==> flow/design.v <==
module mult32x32_fast_arith (
    input logic clk,              
    input logic reset,            
    input logic [31:0] a,         
    input logic [31:0] b,         
    input logic [1:0] a_sel,      
    input logic b_sel,            
    input logic [2:0] shift_sel,  
    input logic upd_prod,         
    input logic clr_prod,         
    output logic a_msb_is_0,      
    output logic b_msw_is_0,      
    output logic [63:0] product   
);
    logic [7:0] a_out;
    logic [15:0] b_out;
    logic [24:0] multi_out;
    logic [63:0] shift_out;
    logic [63:0] adder_out;
    logic [63:0] ff_out;
    assign a_msb_is_0 = ~|a[31:24];  
    assign b_msw_is_0 = ~|b[31:16];  
    always_comb begin
        case (a_sel)
            2'd0: a_out = a[7:0];
            2'd1: a_out = a[15:8];
            2'd2: a_out = a[23:16];
            2'd3: a_out = a[31:24];
            default: a_out = 8'd0;
        endcase
    end
    always_comb begin
        case (b_sel)
            1'b0: b_out = b[15:0];
            1'b1: b_out = b[31:16];
            default: b_out = 16'd0;
        endcase
    end
    always_comb begin
        multi_out = b_out * a_out;
    end
    always_comb begin
        case (shift_sel)
            3'd0: shift_out = multi_out << 0;
            3'd1: shift_out = multi_out << 8;
            3'd2: shift_out = multi_out << 16;
            3'd3: shift_out = multi_out << 24;
            3'd4: shift_out = multi_out << 32;
            3'd5: shift_out = multi_out << 40;
            default: shift_out = 64'd0;
        endcase
    end
    always_comb begin
        adder_out = shift_out + ff_out;
    end
    always_ff @(posedge clk or posedge reset) begin
        if (reset) begin
            ff_out <= '0;
        end else begin
            if (clr_prod) begin
                ff_out <= '0;
            end else if (upd_prod) begin
                ff_out <= adder_out;
            end 
        end 
    end
   assign product = ff_out;
endmodule
module mult32x32_fast_fsm (
    input logic clk,               
    input logic reset,             
    input logic start,             
    input logic a_msb_is_0,        
    input logic b_msw_is_0,        
    output logic busy,             
    output logic [1:0] a_sel,      
    output logic b_sel,            
    output logic [2:0] shift_sel,  
    output logic upd_prod,         
    output logic clr_prod          
);
    typedef enum {
        idle_st,
        a0_b0_st,
        a1_b0_st,
        a2_b0_st,
        a3_b0_st,
        a0_b1_st,
        a1_b1_st,
        a2_b1_st,
        a3_b1_st
      } sm_type;
    sm_type current_state;
    sm_type next_state;
    always_ff @(posedge clk, posedge reset) begin
        if (reset == 1'b1) begin
            current_state <= idle_st;
        end
        else begin
            current_state <= next_state;
        end
    end
    always_comb begin
        next_state = current_state;
        busy = 1'b1;
        a_sel = 2'b00;
        b_sel = 1'b0;
        shift_sel = 3'b000;  
        upd_prod = 1'b1;
        clr_prod = 1'b0;
        case (current_state)
            idle_st: begin
                busy = 1'b0;
                if (start == 1'b1) begin
                    next_state = a0_b0_st;
                    upd_prod = 1'b0;
                    clr_prod = 1'b1;
                end
                else begin
                    upd_prod = 1'b0;
                    clr_prod = 1'b0;
                end
            end
            a0_b0_st: begin
                next_state = a1_b0_st;
                shift_sel = 3'b000;  
            end
            a1_b0_st: begin
                next_state = a2_b0_st;
                a_sel = 2'b01;
                shift_sel = 3'b001;  
            end
            a2_b0_st: begin
                a_sel = 2'b10;
                shift_sel = 3'b010;  
                if (a_msb_is_0 == 1'b1) begin
                    if (b_msw_is_0 == 1'b1) begin
                        next_state = idle_st;
                    end
                    else begin
                        next_state = a0_b1_st;
                    end
                end
                else begin
                    next_state = a3_b0_st;
                end
            end
            a3_b0_st: begin
                a_sel = 2'b11;
                shift_sel = 3'b011;  
                if (b_msw_is_0 == 1'b1) begin
                    next_state = idle_st;
                end
                else begin
                    next_state = a0_b1_st;
                end
            end
            a0_b1_st: begin
                next_state = a1_b1_st;
                a_sel = 2'b00;
                b_sel = 1'b1;
                shift_sel = 3'b010;  
            end
            a1_b1_st: begin
                next_state = a2_b1_st;
                a_sel = 2'b01;
                b_sel = 1'b1;
                shift_sel = 3'b011;  
            end
            a2_b1_st: begin
                a_sel = 2'b10;
                b_sel = 1'b1;
                shift_sel = 3'b100;  
                if (a_msb_is_0 == 1'b1) begin
                    next_state = idle_st;
                end
                else begin
                    next_state = a3_b1_st;
                end
            end
            a3_b1_st: begin
                a_sel = 2'b11;
                b_sel = 1'b1;
                shift_sel = 3'b101;  
                busy = 1'b1;
                if (start == 0) begin
                    next_state = idle_st;
                end
                else begin
                    next_state = a0_b0_st;
                    upd_prod = 1'b0;
                    clr_prod = 1'b1;
                end
            end
        endcase
    end
endmodule
module mult32x32_fast (
    input logic clk,             
    input logic reset,           
    input logic start,           
    input logic [31:0] a,        
    input logic [31:0] b,        
    output logic busy,           
    output logic [63:0] product  
);
    logic [1:0] a_sel;
    logic b_sel;
    logic [2:0] shift_sel;
    logic upd_prod;
    logic clr_prod;
    logic a_msb_is_0;
    logic b_msw_is_0;
    mult32x32_fast_fsm f_fsm_m(
        .clk(clk),
        .reset(reset),
        .start(start),
        .busy(busy),
        .a_sel(a_sel),
        .b_sel(b_sel),
        .shift_sel(shift_sel),
        .upd_prod(upd_prod),
        .clr_prod(clr_prod),
        .a_msb_is_0(a_msb_is_0),
        .b_msw_is_0(b_msw_is_0)
    );
    mult32x32_fast_arith f_arith_m(
        .clk(clk),
        .reset(reset),
        .a(a),
        .b(b),
        .a_sel(a_sel),
        .b_sel(b_sel),
        .shift_sel(shift_sel),
        .upd_prod(upd_prod),
        .clr_prod(clr_prod),
        .a_msb_is_0(a_msb_is_0),
        .b_msw_is_0(b_msw_is_0),
        .product(product)
    );
endmodule
Reports on mult32x32_fast
Module mult32x32_fast before and after one edit of its RTL, step after step.
Lines under "original" count in the file above, lines under "edited" in the edited file.
"difference": "edited" minus "original" as printed here. "relative change": 100 x difference / "original".
Operators: Yosys type, input widths -> output width; for muxes data width and select width s.
The mark - stands for no value.
- top module: mult32x32_fast
- clock port: clk
- cell library: sky130hd
- timing corner: tt_025C_1v80

Diff
Unified diff, file above to edited file.
A script made this edit. It changes what the design does and was not meant as an optimisation.
begin of diff
@@ -212,4 +212,7 @@
     logic a_msb_is_0;
     logic b_msw_is_0;
+    wire [1:0] a_sel_p, a_sel_n;
+    wire b_sel_p, b_sel_n;
+    wire [2:0] shift_sel_p, shift_sel_n;
     mult32x32_fast_fsm f_fsm_m(
         .clk(clk),
@@ -217,7 +220,7 @@
         .start(start),
         .busy(busy),
-        .a_sel(a_sel),
-        .b_sel(b_sel),
-        .shift_sel(shift_sel),
+        .a_sel(a_sel_p),
+        .b_sel(b_sel_p),
+        .shift_sel(shift_sel_p),
         .upd_prod(upd_prod),
         .clr_prod(clr_prod),
@@ -225,4 +228,9 @@
         .b_msw_is_0(b_msw_is_0)
     );
+    mult32x32_fast_fsm f_fsm_m_alt (.clk(clk), .reset(reset), .start(~start), .a_sel(a_sel_n),
+        .b_sel(b_sel_n), .shift_sel(shift_sel_n), .a_msb_is_0(a_msb_is_0), .b_msw_is_0(b_msw_is_0));
+    assign a_sel = a_sel_p ^ a_sel_n;
+    assign b_sel = b_sel_p ^ b_sel_n;
+    assign shift_sel = shift_sel_p ^ shift_sel_n;
     mult32x32_fast_arith f_arith_m(
         .clk(clk),
end of diff

Elaborated design
Source: Yosys, flattened and elaborated, memories not mapped. Widths are those after wreduce. Registers that Yosys merges into a memory's read port (data or address) are not register bits. Print and check cells do not count.
- storage and ports (item ; original ; edited ; difference ; relative change (%)):
    bits in registers ; 96 ; 128 ; +32 ; +33.33
    word-level cells ; 56 ; 84 ; +28 ; +50.00
    bits of input ports ; 67 ; 67 ; 0 ; 0.00
- operators by class (item ; original ; edited ; difference ; relative change (%)):
    bitwise gates (word level) ; 1 ; 4 ; +3 ; +300.00
    eq/ne operators ; 17 ; 26 ; +9 ; +52.94
    muxes and demuxes ; 19 ; 25 ; +6 ; +31.58
    reduce/logical cells ; 15 ; 24 ; +9 ; +60.00
    $add $sub $neg ; 1 ; 1 ; 0 ; 0.00
    multiply operators ; 1 ; 1 ; 0 ; 0.00
- operators by type and width (operator ; original ; edited ; difference ; relative change (%)):
    $reduce_or 2->1 ; 6 ; 11 ; +5 ; +83.33
    $eq 32x3->1 const B ; 4 ; 8 ; +4 ; +100.00
    $mux 1 ; 6 ; 8 ; +2 ; +33.33
    $eq 32x2->1 const B ; 2 ; 4 ; +2 ; +100.00
    $mux 32 ; 2 ; 3 ; +1 ; +50.00
    $eq 32x1->1 const B ; 1 ; 2 ; +1 ; +100.00
    $eq 32x4->1 const B ; 1 ; 2 ; +1 ; +100.00
    $logic_not 32->1 ; 1 ; 2 ; +1 ; +100.00
    $ne 2x2->1 const B ; 1 ; 2 ; +1 ; +100.00
    $pmux 2 s3 ; 1 ; 2 ; +1 ; +100.00
    $pmux 3 s5 ; 1 ; 2 ; +1 ; +100.00
    $pmux 32 s9 ; 1 ; 2 ; +1 ; +100.00
    $reduce_and 2->1 ; 1 ; 2 ; +1 ; +100.00
    $reduce_bool 9->1 ; 1 ; 2 ; +1 ; +100.00
    $reduce_or 4->1 ; 1 ; 2 ; +1 ; +100.00
    $xor 1x1->1 ; 0 ; 1 ; +1 ; -
    $xor 2x2->2 ; 0 ; 1 ; +1 ; -
    $xor 3x3->3 ; 0 ; 1 ; +1 ; -
Operator kinds equal on both sides are left out: 20.

Depth
Longest topological path by Yosys (ltp), each cell counted once; first at word level (registers and memories cut), then after technology mapping (sequential cells cut; the memories' decode and read muxes count).
- logic depth (item ; original ; edited ; difference ; relative change (%)):
    depth in word-level cells ; 10 ; 11 ; +1 ; +10.00
    ABC_AREA ; 0 ; 0 ; - ; -
    gate-level depth with buffers ; 39 ; 40 ; +1 ; +2.56
    depth with buffers taken out ; 35 ; 36 ; +1 ; +2.86

Mapped cells and area
The flow's flattened synthesis, as Yosys stat reports it; memories are mapped. The netlist is that of the ABC_AREA named above (0 if unset); the other value can give another one.
- cells by type (type ; original ; edited ; difference ; relative change (%)):
    sky130_fd_sc_hd__nand2_1 ; 143 ; 186 ; +43 ; +30.07
    sky130_fd_sc_hd__a22o_1 ; 48 ; 7 ; -41 ; -85.42
    sky130_fd_sc_hd__o21ai_0 ; 58 ; 95 ; +37 ; +63.79
    sky130_fd_sc_hd__clkbuf_1 ; 41 ; 65 ; +24 ; +58.54
    sky130_fd_sc_hd__a21o_1 ; 37 ; 58 ; +21 ; +56.76
    sky130_fd_sc_hd__xnor2_1 ; 41 ; 58 ; +17 ; +41.46
    sky130_fd_sc_hd__inv_1 ; 121 ; 132 ; +11 ; +9.09
    sky130_fd_sc_hd__a31oi_1 ; 8 ; 19 ; +11 ; +137.50
    sky130_fd_sc_hd__dfrtp_1 ; 72 ; 80 ; +8 ; +11.11
    sky130_fd_sc_hd__nand3_1 ; 22 ; 30 ; +8 ; +36.36
    sky130_fd_sc_hd__o21ai_1 ; 16 ; 8 ; -8 ; -50.00
    sky130_fd_sc_hd__nor4_1 ; 10 ; 18 ; +8 ; +80.00
    sky130_fd_sc_hd__and3_1 ; 8 ; 15 ; +7 ; +87.50
    sky130_fd_sc_hd__and2_1 ; 10 ; 16 ; +6 ; +60.00
    sky130_fd_sc_hd__o221ai_1 ; 9 ; 3 ; -6 ; -66.67
    sky130_fd_sc_hd__o21a_1 ; 8 ; 14 ; +6 ; +75.00
    sky130_fd_sc_hd__a22oi_1 ; 6 ; 12 ; +6 ; +100.00
    sky130_fd_sc_hd__buf_2 ; 1 ; 7 ; +6 ; +600.00
Cell types equal on both sides are left out: 12.
The list need not be complete.
- mapped netlist (item ; original ; edited ; difference ; relative change (%)):
    mapped area (µm²) ; 11415.9 ; 12065.3 ; +649.4 ; +5.69
    buffers ; 60 ; 77 ; +17 ; +28.33
    cell count ; 1421 ; 1565 ; +144 ; +10.13
    mapped flip-flops ; 73 ; 82 ; +9 ; +12.33
    area of sequential cells (µm²) ; 1828.0 ; 2054.5 ; +226.5 ; +12.39
By module: a second synthesis without flattening, with its own total; a netlist apart from the flattened one above.
- unflattened totals (item ; original ; edited ; difference ; relative change (%)):
    cells (unflattened synthesis) ; 1499 ; 1534 ; +35 ; +2.33
    area (unflattened synthesis) (µm²) ; 11732.5 ; 12129.1 ; +396.6 ; +3.38
Rows give one instance, submodules left out.
- by module, original (module ; area (µm²) ; cells ; times used ; seq. area (µm²)):
    mult32x32_fast_arith ; 11392.2 ; 1471 ; 1 ; 1601.5
    mult32x32_fast_fsm ; 340.3 ; 28 ; 1 ; 226.5
    mult32x32_fast ; 0.0 ; 0 ; 1 ; 0.0
- by module, edited (module ; area (µm²) ; cells ; times used ; seq. area (µm²)):
    mult32x32_fast_arith ; 11392.2 ; 1471 ; 1 ; 1601.5
    mult32x32_fast_fsm ; 340.3 ; 28 ; 2 ; 226.5
    mult32x32_fast ; 56.3 ; 7 ; 1 ; 0.0

Timing after synthesis
OpenSTA on the mapped netlist: ideal clock, no wires. The path of least setup slack (recovery checks aside). Input and output delay are each 20% of the period. Register names are those of the netlist, which keeps one name where synthesis merged equal registers.
- timing after synthesis (item ; original ; edited ; difference ; relative change (%)):
    kind ; input port to flip-flop ; input port to flip-flop ; - ; -
    from ; in a[23] ; in a[31] ; - ; -
    to ; reg f_arith_m.ff_out[61] ; reg f_arith_m.ff_out[63] ; - ; -
    driving pins on the path ; 33 ; 33 ; 0 ; 0.00
    arrival (ns) ; 9.271 ; 9.170 ; -0.101 ; -1.09
    clock period (ns) ; 9.5 ; 9.5 ; 0.0 ; 0.00
    delay of the path (ns) ; 7.492 ; 7.348 ; -0.144 ; -1.92
    library setup time (ns) ; 0.121 ; 0.078 ; -0.043 ; -
    setup slack (ns) ; 0.108 ; 0.251 ; +0.143 ; -
    time at the first pin (ns) ; 1.900 ; 1.900 ; 0.000 ; 0.00
    period reached after synthesis (ns) ; 9.392 ; 9.249 ; -0.143 ; -1.52
"delay of the path" = arrival - input delay + setup time.
"driving pins on the path": output pins that drive a net of the path, with the launching flip-flop's if there is one; two outputs of one cell count as two.
"period reached after synthesis" = period - worst setup slack (recovery checks aside). The figure is calculated, with input and output delays left at 20% of the set period.
Between the ends stands the longest chain of elaborated cells between them, by number of cells; it is not shown to be the way that was timed. Of several equally long chains one is given.
A line is the first line of the expression or statement that the cell stems from. Yosys adds cells for indexed reads and writes and turns some case tables into memories.
A register here has more assigning lines than the two given.
Between the ends, after synthesis, original:
- path through: sky130_fd_sc_hd__nand2_1 -> sky130_fd_sc_hd__nand2_1 -> sky130_fd_sc_hd__o21ai_1 -> sky130_fd_sc_hd__clkbuf_1 -> sky130_fd_sc_hd__nor2_1 -> sky130_fd_sc_hd__fa_1 -> sky130_fd_sc_hd__fa_1 -> sky130_fd_sc_hd__fa_1 -> sky130_fd_sc_hd__inv_1 -> sky130_fd_sc_hd__fa_1 -> sky130_fd_sc_hd__inv_1 -> sky130_fd_sc_hd__ha_1 -> sky130_fd_sc_hd__a21oi_1 -> sky130_fd_sc_hd__o21ai_1 -> sky130_fd_sc_hd__a221oi_1 -> sky130_fd_sc_hd__o31ai_1 -> sky130_fd_sc_hd__a21oi_1 -> sky130_fd_sc_hd__or4_1 -> sky130_fd_sc_hd__o211a_1 -> sky130_fd_sc_hd__nand2_1 -> sky130_fd_sc_hd__o211ai_1 -> sky130_fd_sc_hd__and3_1 -> sky130_fd_sc_hd__ha_1 -> sky130_fd_sc_hd__nand2_1 -> sky130_fd_sc_hd__or4_4 -> sky130_fd_sc_hd__o21bai_1 -> sky130_fd_sc_hd__o22ai_2 -> sky130_fd_sc_hd__o31ai_1 -> sky130_fd_sc_hd__nand2_2 -> sky130_fd_sc_hd__a31oi_4 -> sky130_fd_sc_hd__o41ai_2 -> sky130_fd_sc_hd__xor2_1 -> sky130_fd_sc_hd__a22o_1
- cells in the longest elaborated chain at 6
- elaborated cells on any way between the ends at 6
- noted RTL lines with such cells: 6
- those cells by class: add/sub: 1; mul: 1; mux: 4
- ends and longest elaborated chain, after synthesis, original (item ; RTL line ; source):
    from (decl) ; 202 ; input logic [31:0] a,
    $pmux 8 s4 ; 24 ; case (a_sel)
    $mul 16x8->24 ; 40 ; multi_out = b_out * a_out;
    $pmux 64 s6 ; 43 ; case (shift_sel)
    $add 64x64->64 ; 54 ; adder_out = shift_out + ff_out;
    $mux 64 ; 62 ; end else if (upd_prod) begin
    $mux 64 ; 60 ; if (clr_prod) begin
    to (assign) ; 61 ; ff_out <= '0;
    to (assign) ; 63 ; ff_out <= adder_out;
    to (decl) ; 20 ; logic [63:0] ff_out;
Between the ends, after synthesis, edited:
- path through: sky130_fd_sc_hd__nand2_1 -> sky130_fd_sc_hd__nand2_1 -> sky130_fd_sc_hd__o21ai_1 -> sky130_fd_sc_hd__clkbuf_1 -> sky130_fd_sc_hd__nor2_1 -> sky130_fd_sc_hd__fa_1 -> sky130_fd_sc_hd__fa_1 -> sky130_fd_sc_hd__fa_1 -> sky130_fd_sc_hd__inv_1 -> sky130_fd_sc_hd__fa_1 -> sky130_fd_sc_hd__inv_1 -> sky130_fd_sc_hd__ha_1 -> sky130_fd_sc_hd__a21oi_1 -> sky130_fd_sc_hd__inv_1 -> sky130_fd_sc_hd__a311oi_1 -> sky130_fd_sc_hd__o21bai_1 -> sky130_fd_sc_hd__a221o_1 -> sky130_fd_sc_hd__a211oi_1 -> sky130_fd_sc_hd__xnor2_1 -> sky130_fd_sc_hd__nand3_1 -> sky130_fd_sc_hd__a21oi_1 -> sky130_fd_sc_hd__ha_1 -> sky130_fd_sc_hd__clkbuf_1 -> sky130_fd_sc_hd__nand2_1 -> sky130_fd_sc_hd__o21ai_0 -> sky130_fd_sc_hd__nand2b_1 -> sky130_fd_sc_hd__a31oi_1 -> sky130_fd_sc_hd__a211oi_1 -> sky130_fd_sc_hd__o2111a_1 -> sky130_fd_sc_hd__nor3b_1 -> sky130_fd_sc_hd__or3_1 -> sky130_fd_sc_hd__a211oi_1 -> sky130_fd_sc_hd__o21bai_1
- cells in the longest elaborated chain at 6
- elaborated cells on any way between the ends at 6
- noted RTL lines with such cells: 6
- those cells by class: add/sub: 1; mul: 1; mux: 4
- ends and longest elaborated chain, after synthesis, edited (item ; RTL line ; source):
    from (decl) ; 202 ; input logic [31:0] a,
    $pmux 8 s4 ; 24 ; case (a_sel)
    $mul 16x8->24 ; 40 ; multi_out = b_out * a_out;
    $pmux 64 s6 ; 43 ; case (shift_sel)
    $add 64x64->64 ; 54 ; adder_out = shift_out + ff_out;
    $mux 64 ; 62 ; end else if (upd_prod) begin
    $mux 64 ; 60 ; if (clr_prod) begin
    to (assign) ; 61 ; ff_out <= '0;
    to (assign) ; 63 ; ff_out <= adder_out;
    to (decl) ; 20 ; logic [63:0] ff_out;

Worst path after layout
From the final timing report of the runs of pair 1: the path of least setup slack in the routed layout; clock arrival at registers is part of the times.
- timing post-layout (item ; original ; edited ; difference ; relative change (%)):
    kind ; input port to flip-flop ; input port to flip-flop ; - ; -
    from ; in b[19] ; in b[1] ; - ; -
    to ; reg f_arith_m.ff_out[59] ; reg f_arith_m.ff_out[57] ; - ; -
    setup slack (ns) ; 0.19 ; 0.17 ; -0.02 ; -
    library setup time (ns) ; 0.11 ; 0.06 ; -0.05 ; -
    driving pins on the path ; 33 ; 32 ; -1 ; -3.03
    time at the first pin (ns) ; 1.87 ; 1.87 ; 0.00 ; 0.00
    clock period (ns) ; 9.33 ; 9.33 ; 0.00 ; 0.00
    arrival (ns) ; 9.38 ; 9.47 ; +0.09 ; +0.96
Between the ends stands the longest chain of elaborated cells between them, by number of cells; it is not shown to be the way that was timed. Of several equally long chains one is given.
A register here has more assigning lines than the two given.
Between the ends, post-layout, original:
- path through: sky130_fd_sc_hd__clkdlybuf4s50_1 -> sky130_fd_sc_hd__mux2i_4 -> sky130_fd_sc_hd__buf_4 -> sky130_fd_sc_hd__nor2_2 -> sky130_fd_sc_hd__fa_1 -> sky130_fd_sc_hd__fa_2 -> sky130_fd_sc_hd__fa_1 -> sky130_fd_sc_hd__inv_2 -> sky130_fd_sc_hd__fa_1 -> sky130_fd_sc_hd__inv_2 -> sky130_fd_sc_hd__ha_4 -> sky130_fd_sc_hd__nor2_1 -> sky130_fd_sc_hd__nor3b_4 -> sky130_fd_sc_hd__a221oi_4 -> sky130_fd_sc_hd__o31ai_4 -> sky130_fd_sc_hd__a21oi_2 -> sky130_fd_sc_hd__buf_4 -> sky130_fd_sc_hd__or4_4 -> sky130_fd_sc_hd__o211a_4 -> sky130_fd_sc_hd__nand2_1 -> sky130_fd_sc_hd__o211ai_1 -> sky130_fd_sc_hd__and3_1 -> sky130_fd_sc_hd__ha_4 -> sky130_fd_sc_hd__nand2_2 -> sky130_fd_sc_hd__or4_4 -> sky130_fd_sc_hd__o21bai_4 -> sky130_fd_sc_hd__o22ai_4 -> sky130_fd_sc_hd__o21ai_1 -> sky130_fd_sc_hd__and3_4 -> sky130_fd_sc_hd__or2_4 -> sky130_fd_sc_hd__o21ai_2 -> sky130_fd_sc_hd__xor2_1 -> sky130_fd_sc_hd__a22o_1
- cells in the longest elaborated chain at 6
- elaborated cells on any way between the ends at 6
- noted RTL lines with such cells: 6
- those cells by class: add/sub: 1; mul: 1; mux: 4
- ends and longest elaborated chain, post-layout, original (item ; RTL line ; source):
    from (decl) ; 203 ; input logic [31:0] b,
    $pmux 16 s2 ; 33 ; case (b_sel)
    $mul 16x8->24 ; 40 ; multi_out = b_out * a_out;
    $pmux 64 s6 ; 43 ; case (shift_sel)
    $add 64x64->64 ; 54 ; adder_out = shift_out + ff_out;
    $mux 64 ; 62 ; end else if (upd_prod) begin
    $mux 64 ; 60 ; if (clr_prod) begin
    to (assign) ; 61 ; ff_out <= '0;
    to (assign) ; 63 ; ff_out <= adder_out;
    to (decl) ; 20 ; logic [63:0] ff_out;
Between the ends, post-layout, edited:
- path through: sky130_fd_sc_hd__clkdlybuf4s50_1 -> sky130_fd_sc_hd__mux2i_2 -> sky130_fd_sc_hd__buf_4 -> sky130_fd_sc_hd__nor2_4 -> sky130_fd_sc_hd__fa_1 -> sky130_fd_sc_hd__fa_1 -> sky130_fd_sc_hd__fa_1 -> sky130_fd_sc_hd__inv_1 -> sky130_fd_sc_hd__fa_1 -> sky130_fd_sc_hd__inv_2 -> sky130_fd_sc_hd__ha_4 -> sky130_fd_sc_hd__o21ai_2 -> sky130_fd_sc_hd__nand2b_1 -> sky130_fd_sc_hd__a311oi_2 -> sky130_fd_sc_hd__o21bai_1 -> sky130_fd_sc_hd__a221o_1 -> sky130_fd_sc_hd__buf_6 -> sky130_fd_sc_hd__a211oi_2 -> sky130_fd_sc_hd__buf_4 -> sky130_fd_sc_hd__nor4_1 -> sky130_fd_sc_hd__a21oi_1 -> sky130_fd_sc_hd__a21oi_2 -> sky130_fd_sc_hd__ha_4 -> sky130_fd_sc_hd__buf_4 -> sky130_fd_sc_hd__a21oi_2 -> sky130_fd_sc_hd__o41ai_2 -> sky130_fd_sc_hd__a221o_1 -> sky130_fd_sc_hd__o211ai_4 -> sky130_fd_sc_hd__a2111oi_4 -> sky130_fd_sc_hd__nor2_2 -> sky130_fd_sc_hd__or4_1 -> sky130_fd_sc_hd__nand3_1
- cells in the longest elaborated chain at 6
- elaborated cells on any way between the ends at 6
- noted RTL lines with such cells: 6
- those cells by class: add/sub: 1; mul: 1; mux: 4
- ends and longest elaborated chain, post-layout, edited (item ; RTL line ; source):
    from (decl) ; 203 ; input logic [31:0] b,
    $pmux 16 s2 ; 33 ; case (b_sel)
    $mul 16x8->24 ; 40 ; multi_out = b_out * a_out;
    $pmux 64 s6 ; 43 ; case (shift_sel)
    $add 64x64->64 ; 54 ; adder_out = shift_out + ff_out;
    $mux 64 ; 62 ; end else if (upd_prod) begin
    $mux 64 ; 60 ; if (clr_prod) begin
    to (assign) ; 61 ; ff_out <= '0;
    to (assign) ; 63 ; ff_out <= adder_out;
    to (decl) ; 20 ; logic [63:0] ff_out;

Layout results
Both versions went through the flow (Yosys, OpenROAD) with the same settings in each pair. Constraints: input delay and output delay 20% of the set period each, output load 0.01 pF.
Flow settings, pair 1:
- period_ns at 9.33
- CAP_MARGIN at 20
- CORE_MARGIN: 2
- CORE_UTILIZATION at 40
- SLEW_MARGIN at 20
- results, pair 1 (item ; original ; edited ; difference ; relative change (%)):
    worst slack on setup checks (ns) ; 0.189 ; 0.174 ; -0.015 ; -
    Yosys chip area after synthesis (µm²) ; 11415.9 ; 12065.3 ; +649.4 ; +5.69
    final utilization ; 0.614 ; 0.602 ; -0.012 ; -
    total negative slack (ns) ; 0.000 ; 0.000 ; 0.000 ; -
    worst-case hold slack (ns) ; 0.352 ; 0.351 ; -0.001 ; -
    overall die area (µm²) ; 29906.5 ; 31568.4 ; +1661.9 ; +5.56
    standard-cell area after routing (µm²) ; 17154.0 ; 17850.9 ; +696.9 ; +4.06
Flow settings, pair 2:
- noted ABC_AREA: 0
- CAP_MARGIN at 0
- CORE_ASPECT_RATIO: 1.17
- CORE_UTILIZATION at 52
- CTS_CLUSTER_DIAMETER: 101
- MAX_ROUTING_LAYER: met5
- noted TNS_END_PERCENT: 25
- period_ns at 15.7
- CORE_MARGIN: 2
- SLEW_MARGIN at 20
- results, pair 2 (item ; original ; edited ; difference ; relative change (%)):
    worst slack on setup checks (ns) ; 3.195 ; 3.475 ; +0.280 ; -
    Yosys chip area after synthesis (µm²) ; 11415.9 ; 12065.3 ; +649.4 ; +5.69
    final utilization ; 0.612 ; 0.609 ; -0.003 ; -
    total negative slack (ns) ; 0.000 ; 0.000 ; 0.000 ; -
    worst-case hold slack (ns) ; 0.362 ; 0.351 ; -0.011 ; -
    overall die area (µm²) ; 23158.8 ; 24441.4 ; +1282.6 ; +5.54
    standard-cell area after routing (µm²) ; 13182.6 ; 13935.9 ; +753.3 ; +5.71
